==> flow/design.v <==
`timescale 1ns / 1ps
module DilatedCausal1DConv #(
    parameter integer DILATION_FACTOR = 2,
    parameter integer KERNEL_SIZE = 3,
    parameter integer INPUT_CHANNELS = 16,
    parameter integer OUTPUT_CHANNELS = 16
)(
    input clk,
    input reset,
    input wire [INPUT_CHANNELS*8-1:0] x,  
    output reg [OUTPUT_CHANNELS*8-1:0] y,  
    input h_write,
    input [7:0] h_index_channel,
    input [7:0] h_index_filter,
    input [7:0] h_value    
    );
    localparam integer TAPS = DILATION_FACTOR*(KERNEL_SIZE-1) + 1;
    reg signed [7:0] h [0:INPUT_CHANNELS*KERNEL_SIZE-1];        
    reg signed [7:0] x_delay [0:INPUT_CHANNELS*TAPS-1];          
    reg signed [15:0] mul [0:INPUT_CHANNELS*KERNEL_SIZE-1];
    reg signed [15:0] sum [0:OUTPUT_CHANNELS-1];
    integer i,j;
    always @(posedge clk or posedge reset) begin
        if(reset) begin
        for(i = 0; i <= INPUT_CHANNELS-1; i= i+1) begin
            for (j = 0; j <= (DILATION_FACTOR*(KERNEL_SIZE-1)); j = j + 1) begin
                x_delay[i*TAPS+j] <= 8'sh0;
            end           
        end
    end
        else begin
        for(i = 0; i <= INPUT_CHANNELS-1; i= i+1) begin
            for(j=(DILATION_FACTOR*(KERNEL_SIZE-1)); j>0; j=j-1) begin
                x_delay[i*TAPS+j] <= x_delay[i*TAPS+j-1];
            end
            x_delay[i*TAPS] <= x[i*8 +: 8];
        end
    end
end
    always @ (posedge clk or posedge reset) begin  
        if(reset) begin
            for(i = 0; i <= INPUT_CHANNELS-1; i= i+1) begin
                for(j=0; j<KERNEL_SIZE; j=j+1) begin
                    h[i*KERNEL_SIZE+j] <= 8'd1 + j;
                end
            end
        end
        else begin
            for(i = 0; i <= INPUT_CHANNELS-1; i= i+1) begin
                for(j=0; j<KERNEL_SIZE; j=j+1) begin
                    if(h_write == 1 && h_index_channel == i && h_index_filter == j) begin
                        h[i*KERNEL_SIZE+j] <= h_value;
                    end
                end
            end
        end
    end    
always @(*) begin
    for(i = 0; i <= INPUT_CHANNELS-1; i= i+1) begin
        sum[i] = 0;
        for (j = 0; j < KERNEL_SIZE; j = j + 1) begin
            sum[i] = sum[i] + mul[i*KERNEL_SIZE+j];
        end
     end
end
always @(*) begin
    for(i = 0; i <= INPUT_CHANNELS-1; i= i+1) begin
        for(j=0; j< KERNEL_SIZE; j = j + 1) begin
            mul[i*KERNEL_SIZE+j] = x_delay[i*TAPS+DILATION_FACTOR * j] * h[i*KERNEL_SIZE+j];
        end
    end
end
always @(posedge clk or posedge reset) begin
    if (reset) begin
        for(i = 0; i <= OUTPUT_CHANNELS-1; i= i+1) begin
            y[i*8 +: 8] <= 8'sh0;
        end
    end
    else begin
        for(i = 0; i <= OUTPUT_CHANNELS-1; i= i+1) begin
            if(sum[i] >= 127) begin
                y[i*8 +: 8] <= 8'd127;
            end
            else if(sum[i] <=-128) begin
                y[i*8 +: 8] <= -8'd128;
            end
            else begin
                y[i*8 +: 8] <= sum[i][7:0];
            end
        end    
    end
end
endmodule
# From RTL to reports: DilatedCausal1DConv
# The steps from the RTL of DilatedCausal1DConv to its reports follow in flow order.
# Lines are those of the file above, counted from 1.
# Library cell names are shortened.
# A cell with -- has no value.
[design]
design = "DilatedCausal1DConv"
clock_port = "clk"
library = "sky130hd"
pvt_corner = "tt_025C_1v80"

# Word level
# Yosys after proc, flatten, opt, wreduce and memory -nomap, before mapping. Enables and synchronous resets that opt folds into registers are not counted as muxes. Print and check cells are not counted. Equal cells are merged and count once.
[classes]
n_addsub = 32
mul = 48
div = 0
compare = 32
eq_ne = 17
n_shift = 0
n_mux = 32
bitwise = 0
n_reduce_logical = 66
[ops]
columns = ["operator", "n"]
rows = [
  ["8-bit by 8-bit multiplier with 16-bit output", 48],
  ["16-bit adder", 32],
  ["16-bit by 8-bit greater-or-equal comparator with 1-bit output with constant B", 16],
  ["16-bit by 8-bit <= comparator with 1-bit output with constant B", 16],
  ["8-bit two-way mux", 32],
  ["1-bit logical AND", 64],
  ["8-bit by 4-bit == test with 1-bit output with constant B", 8],
  ["8-bit by 3-bit == test with 1-bit output with constant B", 4],
  ["8-bit by 2-bit == test with 1-bit output with constant B", 3],
  ["8-bit by 1-bit == test with 1-bit output with constant B", 2],
  ["8-bit zero test", 2],
]
[word_totals]
regBits = 1152
latchBits = 0
ram_bits = 0
romBits = 0
clocked_rd_ports_x_width = 0
n_memories = 0
in_bits = 155
output_inout_bits = 128
wordCells = 356

# Logic depth
# Longest topological path by Yosys (ltp), each cell counted once; first at word level (registers and memories cut), then after technology mapping (sequential cells cut; the memories' decode and read muxes count).
[depth]
depth_word = 6
ABC_AREA = 0
ltp_mapped = 25
depth_no_buf = 24

# Netlist
# Source: synth_stat.txt of the flow (Yosys; design flattened, memories mapped). It holds for the ABC_AREA given above (unset counts as 0); a run with the other value may have another netlist.
[mapped]
stdcells = 15122
mapped_area_um2 = 159432.9
seqArea_um2 = 28907.7
ffs = 1152
n_buf = 115
[types]
columns = ["type", "n", "type_area_um2"]
rows = [
  ["fa_1", 3408, 6.82E+04],
  ["dfrtp_1", 1088, 2.72E+04],
  ["inv_1", 4130, 1.55E+04],
  ["ha_1", 1168, 1.46E+04],
  ["and2_1", 1623, 1.02E+04],
  ["nand2_1", 1178, 4.42E+03],
  ["mux2_2", 356, 4.01E+03],
  ["xnor2_1", 408, 3.57E+03],
  ["dfstp_2", 64, 1.68E+03],
  ["nor2_1", 335, 1.26E+03],
  ["nand2b_1", 195, 1219.92],
  ["xor2_1", 95, 832.048],
  ["o21a_1", 87, 653.126],
  ["o21ai_0", 128, 640.614],
  ["a21oi_1", 123, 615.59],
  ["a21o_1", 70, 525.504],
  ["clkbuf_1", 113, 424.157],
  ["nor3_1", 72, 360.346],
]
# Other cell types: 64; their cells: 481.

# Path before layout
# Source: OpenSTA report_checks on the synthesized netlist (no wires, ideal clock, input and output delay 20% of the period each), path of least setup slack; recovery checks are left aside. Register names are those of the netlist, which keeps one name where synthesis merged equal registers.
[synth_path]
path_type = "register -> register"
start = "register h[29][0]"
end = "register y[76]"
clock_period_ps = 7000
setup_ps = 127
t_first_pin_ps = 0
t_arrival_ps = 6627
t_required_ps = 6873
slack_ps = 246
path_delay_ps = 6754
driving_pins = 23
path_buffers = 0
synth_period_reached_ps = 6754
# "path_delay_ps" = arrival - input delay + setup time.
# "driving_pins": output pins that drive a net of the path, with the launching flip-flop's if there is one; two outputs of one cell count as two.
# "synth_period_reached_ps" is the clock period less the worst setup slack; recovery checks do not enter. This is arithmetic on one report: input and output delays are still those of the set period (20% each).
# Between the ends stands the longest chain of elaborated cells between them, by number of cells; it is not shown to be the way that was timed. Of several equally long chains one is given.
# A line is the first line of the expression or statement that the cell stems from. Yosys adds cells for indexed reads and writes and turns some case tables into memories.
# At most two assigning lines are given for a register; there are more.
[synth_via]
cell_sequence = "dfstp_2 > nand2_1 > fa_1 > inv_1 > fa_1 > inv_1 > fa_1 > fa_1 > inv_1 > fa_1 > fa_1 > inv_1 > fa_1 > inv_1 > ha_1 > or4_1 > o21ai_0 > o31ai_1 > a211oi_1 > nor3_1 > or4_1 > and2b_4 > or2_2"
elab_chain_len = 5
cells_between = 6
lines_between = 4
cone_classes = "add/sub (1); mul (1); compare (2); mux (2)"
[synth_rtl]
columns = ["item", "line", "rtl"]
rows = [
  ["start, declared", 18, "reg signed [7:0] h [0:INPUT_CHANNELS*KERNEL_SIZE-1];"],
  ["start, assigned", 44, "h[i*KERNEL_SIZE+j] <= 8'd1 + j;"],
  ["start, assigned", 52, "h[i*KERNEL_SIZE+j] <= h_value;"],
  ["8-bit by 8-bit multiplier with 16-bit output", 69, "mul[i*KERNEL_SIZE+j] = x_delay[i*TAPS+DILATION_FACTOR * j] * h[i*KERNEL_SIZE+j];"],
  ["16-bit adder", 62, "sum[i] = sum[i] + mul[i*KERNEL_SIZE+j];"],
  ["16-bit by 8-bit <= comparator with 1-bit output", 84, "else if(sum[i] <=-128) begin"],
  ["8-bit two-way mux", 84, ""],
  ["8-bit two-way mux", 81, "if(sum[i] >= 127) begin"],
  ["end, assigned", 85, "y[i*8 +: 8] <= -8'd128;"],
  ["end, assigned", 88, "y[i*8 +: 8] <= sum[i][7:0];"],
  ["end, declared", 11, "output reg [OUTPUT_CHANNELS*8-1:0] y,"],
]

# Path in the finished layout
# Path of least setup slack in the final report of stored run 2 (OpenROAD, finished layout, wires in). Where an end is a register, its clock arrival counts in the times.
# The report prints the path's times to 10 ps; the period is as set.
[layout_path]
path_type = "register -> register"
start = "register h[12][0]"
end = "register y[32]"
clock_period_ps = 10700
setup_ps = 110
t_first_pin_ps = 880
t_arrival_ps = 8270
t_required_ps = 11470
slack_ps = 3210
driving_pins = 21
path_buffers = 0
# Between the ends stands the longest chain of elaborated cells between them, by number of cells; it is not shown to be the way that was timed. Of several equally long chains one is given.
# At most two assigning lines are given for a register; there are more.
[layout_via]
cell_sequence = "dfstp_2 > and2_1 > fa_1 > fa_1 > inv_1 > fa_1 > fa_1 > inv_1 > fa_1 > fa_1 > inv_1 > fa_1 > inv_1 > ha_1 > nor2b_1 > o31ai_1 > a21oi_1 > xor2_1 > a2111oi_0 > a41oi_1 > o21a_1"
elab_chain_len = 6
cells_between = 7
lines_between = 4
cone_classes = "add/sub (2); mul (1); compare (2); mux (2)"
[layout_rtl]
columns = ["item", "line", "rtl"]
rows = [
  ["start, declared", 18, "reg signed [7:0] h [0:INPUT_CHANNELS*KERNEL_SIZE-1];"],
  ["start, assigned", 44, "h[i*KERNEL_SIZE+j] <= 8'd1 + j;"],
  ["start, assigned", 52, "h[i*KERNEL_SIZE+j] <= h_value;"],
  ["8-bit by 8-bit multiplier with 16-bit output", 69, "mul[i*KERNEL_SIZE+j] = x_delay[i*TAPS+DILATION_FACTOR * j] * h[i*KERNEL_SIZE+j];"],
  ["16-bit adder x2", 62, "sum[i] = sum[i] + mul[i*KERNEL_SIZE+j];"],
  ["16-bit by 8-bit <= comparator with 1-bit output", 84, "else if(sum[i] <=-128) begin"],
  ["8-bit two-way mux", 84, ""],
  ["8-bit two-way mux", 81, "if(sum[i] >= 127) begin"],
  ["end, assigned", 85, "y[i*8 +: 8] <= -8'd128;"],
  ["end, assigned", 88, "y[i*8 +: 8] <= sum[i][7:0];"],
  ["end, declared", 11, "output reg [OUTPUT_CHANNELS*8-1:0] y,"],
]

# Record of 3 stored runs of the RTL-to-layout flow on DilatedCausal1DConv, platform sky130hd. The runs are unordered. Constraints: input delay and output delay 20% of the set period each, output load 0.01 pF.
# "clock_period_reached_ps" means the clock period less the worst setup slack. The figure is calculated, with input and output delays left at 20% of the set period.
# "worst_setup_path_time_ps" means the part of the period allowed to the worst setup path (the constraints hold back 20% at inputs and 20% at outputs) less its slack; where the path has registers, the arrival times of their clocks count too.
# "power_uw" rests on the timing tool's default activity at the inputs, not on a simulated workload.
# "worst_setup_path_time_ps" is known to 10 ps.

[[run]]
name = "stored run 1"
[run.settings]
ABC_AREA = 0
CAP_MARGIN = 20
CELL_PAD_IN_SITES_DETAIL_PLACEMENT = 2
CELL_PAD_IN_SITES_GLOBAL_PLACEMENT = 0
CORE_ASPECT_RATIO = 0.65
CORE_UTILIZATION = 60
CTS_CLUSTER_DIAMETER = 54
HOLD_SLACK_MARGIN = -0.02
MAX_ROUTING_LAYER = "met4"
PLACE_DENSITY_LB_ADDON = 0.28
SETUP_SLACK_MARGIN = 3.36
period_ns = 11.7
CORE_MARGIN = 2
SLEW_MARGIN = 20
[run.results]
outcome = "no final report: placement broke off with DPL-0033"

[[run]]
name = "stored run 2"
[run.settings]
ABC_AREA = 0
CAP_MARGIN = 5
CORE_ASPECT_RATIO = 0.61
CORE_MARGIN = 4
CORE_UTILIZATION = 54
CTS_CLUSTER_DIAMETER = 44
CTS_CLUSTER_SIZE = 37
MAX_ROUTING_LAYER = "met4"
PLACE_DENSITY_LB_ADDON = 0.06
SETUP_SLACK_MARGIN = 1.81
period_ns = 10.7
SLEW_MARGIN = 20
[run.results]
power_uw = 14420
fin_tns_ps = 0
synth_area_um2 = 159432.9
clock_period_reached_ps = 7494
worst_hold_slack_ps = 316
design.die.area_um2 = 304270.0
worst_setup_path_time_ps = 7490
critical_path_type = "register -> register"
final_setup_ws_ps = 3206
finalUtil_pct = 59.3

[[run]]
name = "stored run 3"
[run.settings]
CELL_PAD_IN_SITES_DETAIL_PLACEMENT = 1
CELL_PAD_IN_SITES_GLOBAL_PLACEMENT = 0
CORE_UTILIZATION = 19
GPL_TIMING_DRIVEN = 0
HOLD_SLACK_MARGIN = 0.0
PLACE_DENSITY_LB_ADDON = 0.19
SETUP_SLACK_MARGIN = 1.52
SLEW_MARGIN = 15
period_ns = 5.17
CAP_MARGIN = 20
CORE_MARGIN = 2
[run.results]
power_uw = 33125
fin_tns_ps = -185655
synth_area_um2 = 159432.9
clock_period_reached_ps = 6988
worst_hold_slack_ps = 315
design.die.area_um2 = 846464.0
worst_setup_path_time_ps = 6990
critical_path_type = "register -> register"
final_setup_ws_ps = -1818
finalUtil_pct = 24.0
